==> flow/design.v <==
`timescale 1ns / 1ps
module Simple_Dual_BRAM #(
    parameter BRAM_DATA_WIDTH = 96,
    parameter BRAM_DEPTH = 256,
    parameter BRAM_ADDR_WIDTH = $clog2(BRAM_DEPTH)
)
(
    input clk,
    input we_a,
    input en_a,
    input [BRAM_ADDR_WIDTH - 1 : 0] addr_a,
    input [BRAM_DATA_WIDTH - 1 : 0] din_a,
    input en_b,
    input [BRAM_ADDR_WIDTH - 1 : 0] addr_b,
    output [BRAM_DATA_WIDTH - 1 : 0] dout_b
);
reg [BRAM_DATA_WIDTH - 1 : 0] dout_b_r;
assign dout_b = dout_b_r;
(* RAM_STYLE = "BLOCK" *) reg [BRAM_DATA_WIDTH - 1 : 0] ram [BRAM_DEPTH - 1 : 0];
always @(posedge clk) begin
    if (en_a)
        if (we_a)
            ram[addr_a] <= din_a;
    if (en_b)
        dout_b_r <= ram[addr_b];
end
endmodule
`timescale 1ns/1ps
module ddr_axi_read #(
    parameter DATA_WIDTH = 64,
    parameter ADDR_WIDTH = 29,
    parameter BURST_LEN_WIDTH = 8,
    parameter NUM_BURST_WIDTH = 8
)
(
    input ACLK,
    input ARESETN,
    input rd_start,
    input [BURST_LEN_WIDTH - 1 : 0] rd_burst_len, 
    input [ADDR_WIDTH - 1 : 0] rd_start_addr,
    input [NUM_BURST_WIDTH - 1 : 0] rd_num_burst,  
    output rd_ready,  
    output [DATA_WIDTH - 1 : 0] rd_fifo_data,
    output rd_fifo_we,
    output rd_done,  
    output [3 : 0] m_axi_arid,
    output [ADDR_WIDTH - 1 : 0] m_axi_araddr,
    output [BURST_LEN_WIDTH - 1 : 0] m_axi_arlen,
    output [2 : 0] m_axi_arsize,
    output [1 : 0] m_axi_arburst,
    output [0 : 0] m_axi_arlock,
    output [3 : 0] m_axi_arcache,
    output [2 : 0] m_axi_arprot,
    output [3 : 0] m_axi_arqos,
    output m_axi_arvalid,
    input m_axi_arready,
    output m_axi_rready,
    input m_axi_rlast,
    input m_axi_rvalid,
    input [1 : 0] m_axi_rresp,
    input [3 : 0] m_axi_rid,
    input [DATA_WIDTH - 1 : 0] m_axi_rdata
);
    localparam S_RD_IDLE = 3'd0;
    localparam S_RA_START = 3'd1;
    localparam S_RA_WAIT = 3'd2;
    localparam S_RD_PROC = 3'd3;
    localparam S_RD_DONE = 3'd4;
    reg [2 : 0] rd_state;
    reg [2 : 0] rd_state_d1;
    always @(posedge ACLK) begin
        rd_state_d1 <= rd_state;
    end
    reg [ADDR_WIDTH - 1 : 0] m_axi_araddr_reg;
    reg [BURST_LEN_WIDTH - 1 : 0] m_axi_arlen_reg;
    reg m_axi_arvalid_reg;
    assign m_axi_arid = 4'b1111;
    assign m_axi_arsize = 3'b011;  
    assign m_axi_arburst = 2'b01;  
    assign m_axi_arlock = 1'b0;  
    assign m_axi_arcache = 4'b0011;  
    assign m_axi_arprot = 3'b000;  
    assign m_axi_arqos = 4'b0000;  
    assign m_axi_rready = 1'b1;
    reg [NUM_BURST_WIDTH - 1 : 0] num_burst_counter;  
    reg [NUM_BURST_WIDTH - 1 : 0] num_burst_rd_counter;  
    always @(posedge ACLK or negedge ARESETN) begin
        if (~ARESETN) begin
            num_burst_counter <= 0;
        end else if (rd_state == S_RD_IDLE & rd_start) begin
            num_burst_counter <= rd_num_burst - 1;
        end else if (rd_state == S_RA_WAIT & (m_axi_arvalid & m_axi_arready)) begin
            num_burst_counter <= num_burst_counter - 1;
        end
    end
    always @(posedge ACLK or negedge ARESETN) begin
        if (~ARESETN) begin
            num_burst_rd_counter <= 0;
        end else if (rd_state == S_RD_IDLE & rd_start) begin
            num_burst_rd_counter <= rd_num_burst;
        end else if (rd_state != S_RD_IDLE & (m_axi_rlast & m_axi_rvalid & m_axi_rready)) begin
            num_burst_rd_counter <= num_burst_rd_counter - 1;
        end
    end
    always @(posedge ACLK or negedge ARESETN) begin
        if (!ARESETN) begin
            rd_state <= S_RD_IDLE;
            m_axi_araddr_reg <= 0;
            m_axi_arlen_reg <= 0;
            m_axi_arvalid_reg <= 0;
        end else begin
            case (rd_state)
                S_RD_IDLE: begin
                    if (rd_start) begin
                        rd_state <= S_RA_START;
                        m_axi_araddr_reg <= rd_start_addr;
                        m_axi_arlen_reg <= rd_burst_len - 1;
                    end
                end
                S_RA_START: begin
                    rd_state <= S_RA_WAIT;
                    m_axi_arvalid_reg <= 1;
                end
                S_RA_WAIT: begin
                    if (m_axi_arvalid & m_axi_arready) begin
                        if (num_burst_counter == 0) begin
                            rd_state <= S_RD_PROC;
                            m_axi_arvalid_reg <= 0;
                        end else if (num_burst_counter > 0) begin
                            rd_state <= S_RA_START;
                            m_axi_arvalid_reg <= 0;
                            m_axi_araddr_reg <= m_axi_araddr_reg + ((m_axi_arlen_reg + 1) << m_axi_arsize);
                        end
                    end
                end
                S_RD_PROC: begin
                    if (num_burst_rd_counter == 0) begin
                        rd_state <= S_RD_DONE;
                    end
                end
                S_RD_DONE: begin
                    rd_state <= S_RD_IDLE;
                end
            endcase
        end
    end
    assign rd_ready = (rd_state == S_RD_IDLE);
    assign m_axi_arvalid = m_axi_arvalid_reg;
    assign m_axi_araddr = m_axi_araddr_reg;
    assign m_axi_arlen = m_axi_arlen_reg;
    assign rd_done = (rd_state == S_RD_DONE);
    assign rd_fifo_we = m_axi_rvalid & m_axi_rready;
    assign rd_fifo_data = m_axi_rdata;
endmodule
`timescale 1ns / 1ps
module pp_buffer_wrapper #(
    parameter BRAM0_DEPTH = 32,
    parameter BRAM0_DW = 64,
    parameter BRAM1_DEPTH = 32,
    parameter BRAM1_DW = 64,
    parameter BURST_LEN_WIDTH = 8,
    parameter NUM_BURST_WIDTH = 8,
    parameter DDR_ADDR_WIDTH = 29,
    parameter DDR_DW = 64,
    parameter BRAM0_ADDR_WIDTH = $clog2(BRAM0_DEPTH),
    parameter BRAM1_ADDR_WIDTH = $clog2(BRAM1_DEPTH)
)
(
    input clk,
    input rst_n,
    input rd_start,
    input [BURST_LEN_WIDTH - 1 : 0] rd_burst_len,
    input [NUM_BURST_WIDTH - 1 : 0] rd_num_burst,
    input [DDR_ADDR_WIDTH - 1 : 0] rd_start_addr,    
    output rd_ready,
    output rd_done,
    input [BRAM0_ADDR_WIDTH - 1 : 0] rd_start_bram_addr,
    input bram0_r_en,
    input bram1_r_en,
    output [BRAM0_DW - 1 : 0] bram0_rdata,
    output [BRAM1_DW - 1 : 0] bram1_rdata,
    input [BRAM0_ADDR_WIDTH - 1 : 0] bram0_r_addr,
    input [BRAM1_ADDR_WIDTH - 1 : 0] bram1_r_addr,
    output [3: 0] m_axi_arid,
    output [DDR_ADDR_WIDTH - 1 : 0] m_axi_araddr,
    output [BURST_LEN_WIDTH - 1 : 0] m_axi_arlen,
    output [2 : 0] m_axi_arsize,
    output [1 : 0] m_axi_arburst,
    output         m_axi_arlock,
    output [3 : 0] m_axi_arcache,
    output [2 : 0] m_axi_arprot,
    output [3 : 0] m_axi_arqos,
    output         m_axi_arvalid,
    input          m_axi_arready,
    output m_axi_rready,
    input m_axi_rlast,
    input m_axi_rvalid,
    input [1 : 0] m_axi_rresp,
    input [3 : 0] m_axi_rid,
    input [DDR_DW - 1 : 0] m_axi_rdata
);
reg [1 : 0] d2b_active_bram;  
reg [BRAM0_ADDR_WIDTH - 1 : 0] d2b_bram_addr;
wire [BRAM0_ADDR_WIDTH - 1 : 0] bram0_w_addr;
wire [BRAM1_ADDR_WIDTH - 1 : 0] bram1_w_addr;
wire [BRAM0_DW - 1 : 0] bram0_wdata;
wire [BRAM1_DW - 1 : 0] bram1_wdata;
wire [BRAM0_DW - 1 : 0] rd_fifo_data;
wire rd_fifo_we;
wire bram0_w_en, bram1_w_en;
wire bram0_we, bram1_we;
always @(posedge clk or negedge rst_n) begin
    if (~rst_n) begin
        d2b_active_bram <= 2'b01;  
    end else if (rd_done) begin
        d2b_active_bram <= ~d2b_active_bram;  
    end
end
always @(posedge clk or negedge rst_n) begin
    if (~rst_n) begin
        d2b_bram_addr <= 0;
    end else if (rd_start & rd_ready) begin
        d2b_bram_addr <= rd_start_bram_addr;
    end else if (rd_fifo_we) begin
        d2b_bram_addr <= d2b_bram_addr + 1;
    end
end
assign bram0_w_en = 1;
assign bram1_w_en = 1;
assign bram0_wdata = (d2b_active_bram[0])? rd_fifo_data : 0;
assign bram1_wdata = (d2b_active_bram[1])? rd_fifo_data : 0;
assign bram0_we = (d2b_active_bram[0])? rd_fifo_we : 0;
assign bram1_we = (d2b_active_bram[1])? rd_fifo_we : 0;
assign bram0_w_addr = (d2b_active_bram[0])? d2b_bram_addr : 0;
assign bram1_w_addr = (d2b_active_bram[1])? d2b_bram_addr : 0;
ddr_axi_read #(
    .DATA_WIDTH(DDR_DW), 
    .ADDR_WIDTH(DDR_ADDR_WIDTH), 
    .BURST_LEN_WIDTH(BURST_LEN_WIDTH), 
    .NUM_BURST_WIDTH(NUM_BURST_WIDTH) 
)
inst_ddr_axi_read
(
    .ACLK(clk), 
    .ARESETN(rst_n), 
    .rd_start(rd_start), 
    .rd_burst_len(rd_burst_len), 
    .rd_start_addr(rd_start_addr), 
    .rd_num_burst(rd_num_burst), 
    .rd_ready(rd_ready), 
    .rd_fifo_data(rd_fifo_data), 
    .rd_fifo_we(rd_fifo_we), 
    .rd_done(rd_done), 
    .m_axi_arid(m_axi_arid), 
    .m_axi_araddr(m_axi_araddr), 
    .m_axi_arlen(m_axi_arlen), 
    .m_axi_arsize(m_axi_arsize), 
    .m_axi_arburst(m_axi_arburst), 
    .m_axi_arlock(m_axi_arlock), 
    .m_axi_arcache(m_axi_arcache), 
    .m_axi_arprot(m_axi_arprot), 
    .m_axi_arqos(m_axi_arqos), 
    .m_axi_arvalid(m_axi_arvalid), 
    .m_axi_arready(m_axi_arready), 
    .m_axi_rready(m_axi_rready), 
    .m_axi_rlast(m_axi_rlast), 
    .m_axi_rvalid(m_axi_rvalid), 
    .m_axi_rresp(m_axi_rresp), 
    .m_axi_rid(m_axi_rid), 
    .m_axi_rdata(m_axi_rdata) 
);
Simple_Dual_BRAM #(
    .BRAM_DATA_WIDTH(BRAM0_DW),
    .BRAM_DEPTH(BRAM0_DEPTH),
    .BRAM_ADDR_WIDTH(BRAM0_ADDR_WIDTH)
)
inst0_Simple_Dual_BRAM
(
    .clk(clk),
    .we_a(bram0_we),
    .en_a(bram0_w_en),
    .addr_a(bram0_w_addr),
    .din_a(bram0_wdata),
    .en_b(bram0_r_en),
    .addr_b(bram0_r_addr),
    .dout_b(bram0_rdata)
);
Simple_Dual_BRAM #(
    .BRAM_DATA_WIDTH(BRAM1_DW),
    .BRAM_DEPTH(BRAM1_DEPTH),
    .BRAM_ADDR_WIDTH(BRAM1_ADDR_WIDTH)
)
inst1_Simple_Dual_BRAM
(
    .clk(clk),
    .we_a(bram1_we),
    .en_a(bram1_w_en),
    .addr_a(bram1_w_addr),
    .din_a(bram1_wdata),
    .en_b(bram1_r_en),
    .addr_b(bram1_r_addr),
    .dout_b(bram1_rdata)
);
endmodule
# From RTL to reports: pp_buffer_wrapper
# The steps from the RTL of pp_buffer_wrapper to its reports follow in flow order.
# Line numbers count from 1 in the design file above.
# Operators: Yosys type, input widths -> output width; for muxes data width and select width s.
# Library cell names are shortened.
# A cell with - has no value.
# setup
design	pp_buffer_wrapper
clock_port	clk
lib	sky130hd
corner	tt_025C_1v80

# Word level
# Counts by Yosys on the flattened word-level netlist (proc, flatten, opt, wreduce; memories kept). Register bits leave out memories and registers merged into their read ports (data or address). Print and check cells are left out. Cells with the same type and inputs are merged into one.
# Yosys's memory passes give these memory sizes; they may raise the number of words (mostly to a power of two), join words into wider ones and drop unused or constant bits.
# bits
reg_bits	64
mem_bits_rw	4096
clocked_rd_ports_x_width	128
n_memories	2
out_inout_bits	190
word_cells	81
# mem_list
name	words	word_bits	read_ports	write_ports	line_no	rtl
inst0_Simple_Dual_BRAM.ram	32	64	1	1	19	(* RAM_STYLE = "BLOCK" *) reg [BRAM_DATA_WIDTH - 1 : 0] ram [BRAM_DEPTH - 1 : 0];
inst1_Simple_Dual_BRAM.ram	32	64	1	1	19
# op_classes
addsub	7
n_cmp	1
n_eq	10
muxes	33
bitwise	6
reduce_and_logical	14
# ops
operator	n
$mux 64	4
$mux 29	4
$pmux 29 s2	1
$sub 8x1->8 const B	4
$mux 8	4
$mux 5	6
$add 29x29->29	1
$logic_not 8->1	2
$pmux 3 s5	1
$mux 3	5
$reduce_bool 2->1	5
$reduce_and 5->1	2
$add 8x1->9 const B	1
$ne 2x2->1 const B	4
$gt 8x1->1 const B	1
$mux 1	7
$eq 3x2->1 const B	2
$and 1x1->1	5
$add 5x1->5 const B	1
$reduce_bool 5->1	1
$eq 3x1->1 const B	1
$eq 3x3->1 const B	1
$ne 3x3->1 const B	1
$logic_not 3->1	1
$reduce_and 3->1	1
$reduce_bool 3->1	1
$ne 2x1->1 const B	1
$not 2->2	1
# Other operator kinds: 2; their cells: 2.

# Logic depth
# Depth = most cells in a row (Yosys ltp): at word level without a register or memory, in the mapped netlist without a sequential cell, where the memories' decode and read muxes count.
# depth
word_depth	6
ABC_AREA	1
mapped_depth	19
depth_no_buf	19

# After synthesis
# Yosys stat after the flow's synthesis: flattened, memories mapped to cells. It holds for the ABC_AREA given above (unset counts as 0); a run with the other value may have another netlist.
# mapped
cells	13247
yosys_area_um2	169827.9
seqArea_um2	128444.4
ff_cells	4288
# types
type	n
edfxtp_1	4224
o21ai_0	2068
nor2_1	2179
nand2_1	1611
o22ai_1	940
nand3_1	753
clkbuf_1	581
dfrtp_1	63
inv_1	231
buf_2	166
buf_4	102
o221ai_1	86
buf_6	35
ha_1	15
buf_1	44
xor2_1	16
nand4_1	20
a21oi_1	19
# Other cell types: 29; their cells: 94.

# Timing after synthesis
# OpenSTA on the mapped netlist: ideal clock, no wires. The path of least setup slack (recovery checks aside). Input and output delay are each 20% of the period. Register names are those of the netlist, which keeps one name where synthesis merged equal registers.
# synth_timing
path_kind	flip-flop to flip-flop
from	reg d2b_active_bram[0]
to	mem inst0_Simple_Dual_BRAM.ram[24][0]
period_ps	4000
setup_time_ps	487
launch_ps	0
t_arrival_ps	3864
required_ps	3513
setup_slack_ps	-351
delay_ps	4351
stages	5
n_path_buf	2
synth_period_reached_ps	4351
# "delay_ps" = arrival - input delay + setup time.
# "stages" counts driving pins, that of a launching flip-flop among them; a cell with two outputs on the path counts twice.
# "synth_period_reached_ps" = period - worst setup slack (recovery checks aside). The figure is calculated, with input and output delays left at 20% of the set period.
# Between the ends stands the longest chain of elaborated cells between them, by number of cells; it is not shown to be the way that was timed. Of several equally long chains one is given.
# Each line given opens the expression or statement behind the cell; cells for indexed reads and writes are added by Yosys, which also makes memories of some case tables.
# Only ways into the end's enable, where the timed path ends, are counted here.
# synth_via
path_cell_list	dfstp_2 > clkbuf_1 > clkbuf_1 > nand4_1 > nor2_1
elab_chain_len	2
cone_cells	4
# synth_rtl
element	line_no	rtl
start, declared	202	reg [1 : 0] d2b_active_bram;
start, assigned	214	d2b_active_bram <= 2'b01;
start, assigned	216	d2b_active_bram <= ~d2b_active_bram;
$mux 5	234	assign bram0_w_addr = (d2b_active_bram[0])? d2b_bram_addr : 0;
$mux 5	22	if (we_a)
end, declared	19	(* RAM_STYLE = "BLOCK" *) reg [BRAM_DATA_WIDTH - 1 : 0] ram [BRAM_DEPTH - 1 : 0];

# Worst path after layout
# Path of least setup slack in the final report of run 1 (OpenROAD, finished layout, wires in). Where an end is a register, its clock arrival counts in the times.
# The path's times are printed in steps of 10 ps; the period is the one set.
# layout_timing
path_kind	flip-flop to output port
from	reg inst_ddr_axi_read.rd_state[0]
to	out rd_done
period_ps	4000
output_delay_ps	800
launch_ps	960
t_arrival_ps	2510
required_ps	3200
setup_slack_ps	690
stages	5
n_path_buf	1
# Between the ends stands the longest chain of elaborated cells between them, by number of cells; it is not shown to be the way that was timed. Of several equally long chains one is given.
# A register here has more assigning lines than the two given.
# layout_via
path_cell_list	dfrtp_1 > nor2_1 > nand2_1 > inv_1 > clkdlybuf4s50_1
elab_chain_len	1
cone_cells	1
# layout_rtl
element	line_no	rtl
start, declared	69	reg [2 : 0] rd_state;
start, assigned	107	rd_state <= S_RD_IDLE;
start, assigned	115	rd_state <= S_RA_START;
$eq 3x3->1	151	assign rd_done = (rd_state == S_RD_DONE);
end, declared	176	output rd_done,

# pp_buffer_wrapper through Yosys and OpenROAD on sky130hd: 5 stored runs, unordered, with their settings and measured results. The constraints put input and output delay at 20% of the set period each and load the outputs with 0.01 pF.
# "achieved_period_ps" is the run's clock period less its worst setup slack. It is reckoned from that one timing run; input and output delays stay at 20% of the period that was set.
# By "worst_path_ps" is meant the share of the clock period that the worst setup path is allowed (20% is reserved at inputs, 20% at outputs), minus its slack. Clock arrival times at its registers enter into it.
# "power.total_mw" is the tool's figure for a default switching activity; nothing was simulated.
# "worst_path_ps" is known to 10 ps.
# Settings: . = not set for that run.
stored run	ABC_AREA	CELL_PAD_IN_SITES_GLOBAL_PLACEMENT	CORE_ASPECT_RATIO	CORE_UTILIZATION	GPL_ROUTABILITY_DRIVEN	SLEW_MARGIN	period_ns	CAP_MARGIN	CORE_MARGIN	CELL_PAD_IN_SITES_DETAIL_PLACEMENT	HOLD_SLACK_MARGIN	PLACE_DENSITY_LB_ADDON	SETUP_SLACK_MARGIN	CTS_CLUSTER_DIAMETER	CTS_CLUSTER_SIZE	GPL_TIMING_DRIVEN	PLACE_DENSITY	MAX_ROUTING_LAYER	MIN_ROUTING_LAYER	synth_chip_area_um2	setup_ws_ps	dieArea_um2	post_route_util_pct	total_negative_slack_ps	worst_path_ps	critical_path_type	achieved_period_ps	power.total_mw
run 1	1	0	0.67	20	0	5	4.0	20	2	.	.	.	.	.	.	.	.	.	.	169827.9	694	856674.0	23.9	0	2510	flip-flop to output port	3306	93.285
run 2	.	1	0.81	26	1	20	2.93	20	5	2	0.12	0.23	0.31	.	.	.	.	.	.	164288.8	226	647967.0	32.2	0	2700	flip-flop to flip-flop	2704	155.732
run 3	.	.	.	58	1	20	3.2	20	2	.	0.11	.	.	46	79	1	0.89	.	.	164288.8	90	287532.0	68.1	0	2470	flip-flop to output port	3110	140.807
run 4	.	.	.	40	.	20	3.39	20	2	.	.	.	.	.	.	.	0.6	.	.	164288.8	144	415864.0	47.2	0	2570	flip-flop to output port	3246	128.359
run 5	.	.	1.06	27	.	15	2.46	20	10	2	0.17	.	0.25	57	.	.	0.48	met4	met2	164288.8	-613	640091.0	34.3	-10132	3070	flip-flop to flip-flop	3073	193.521
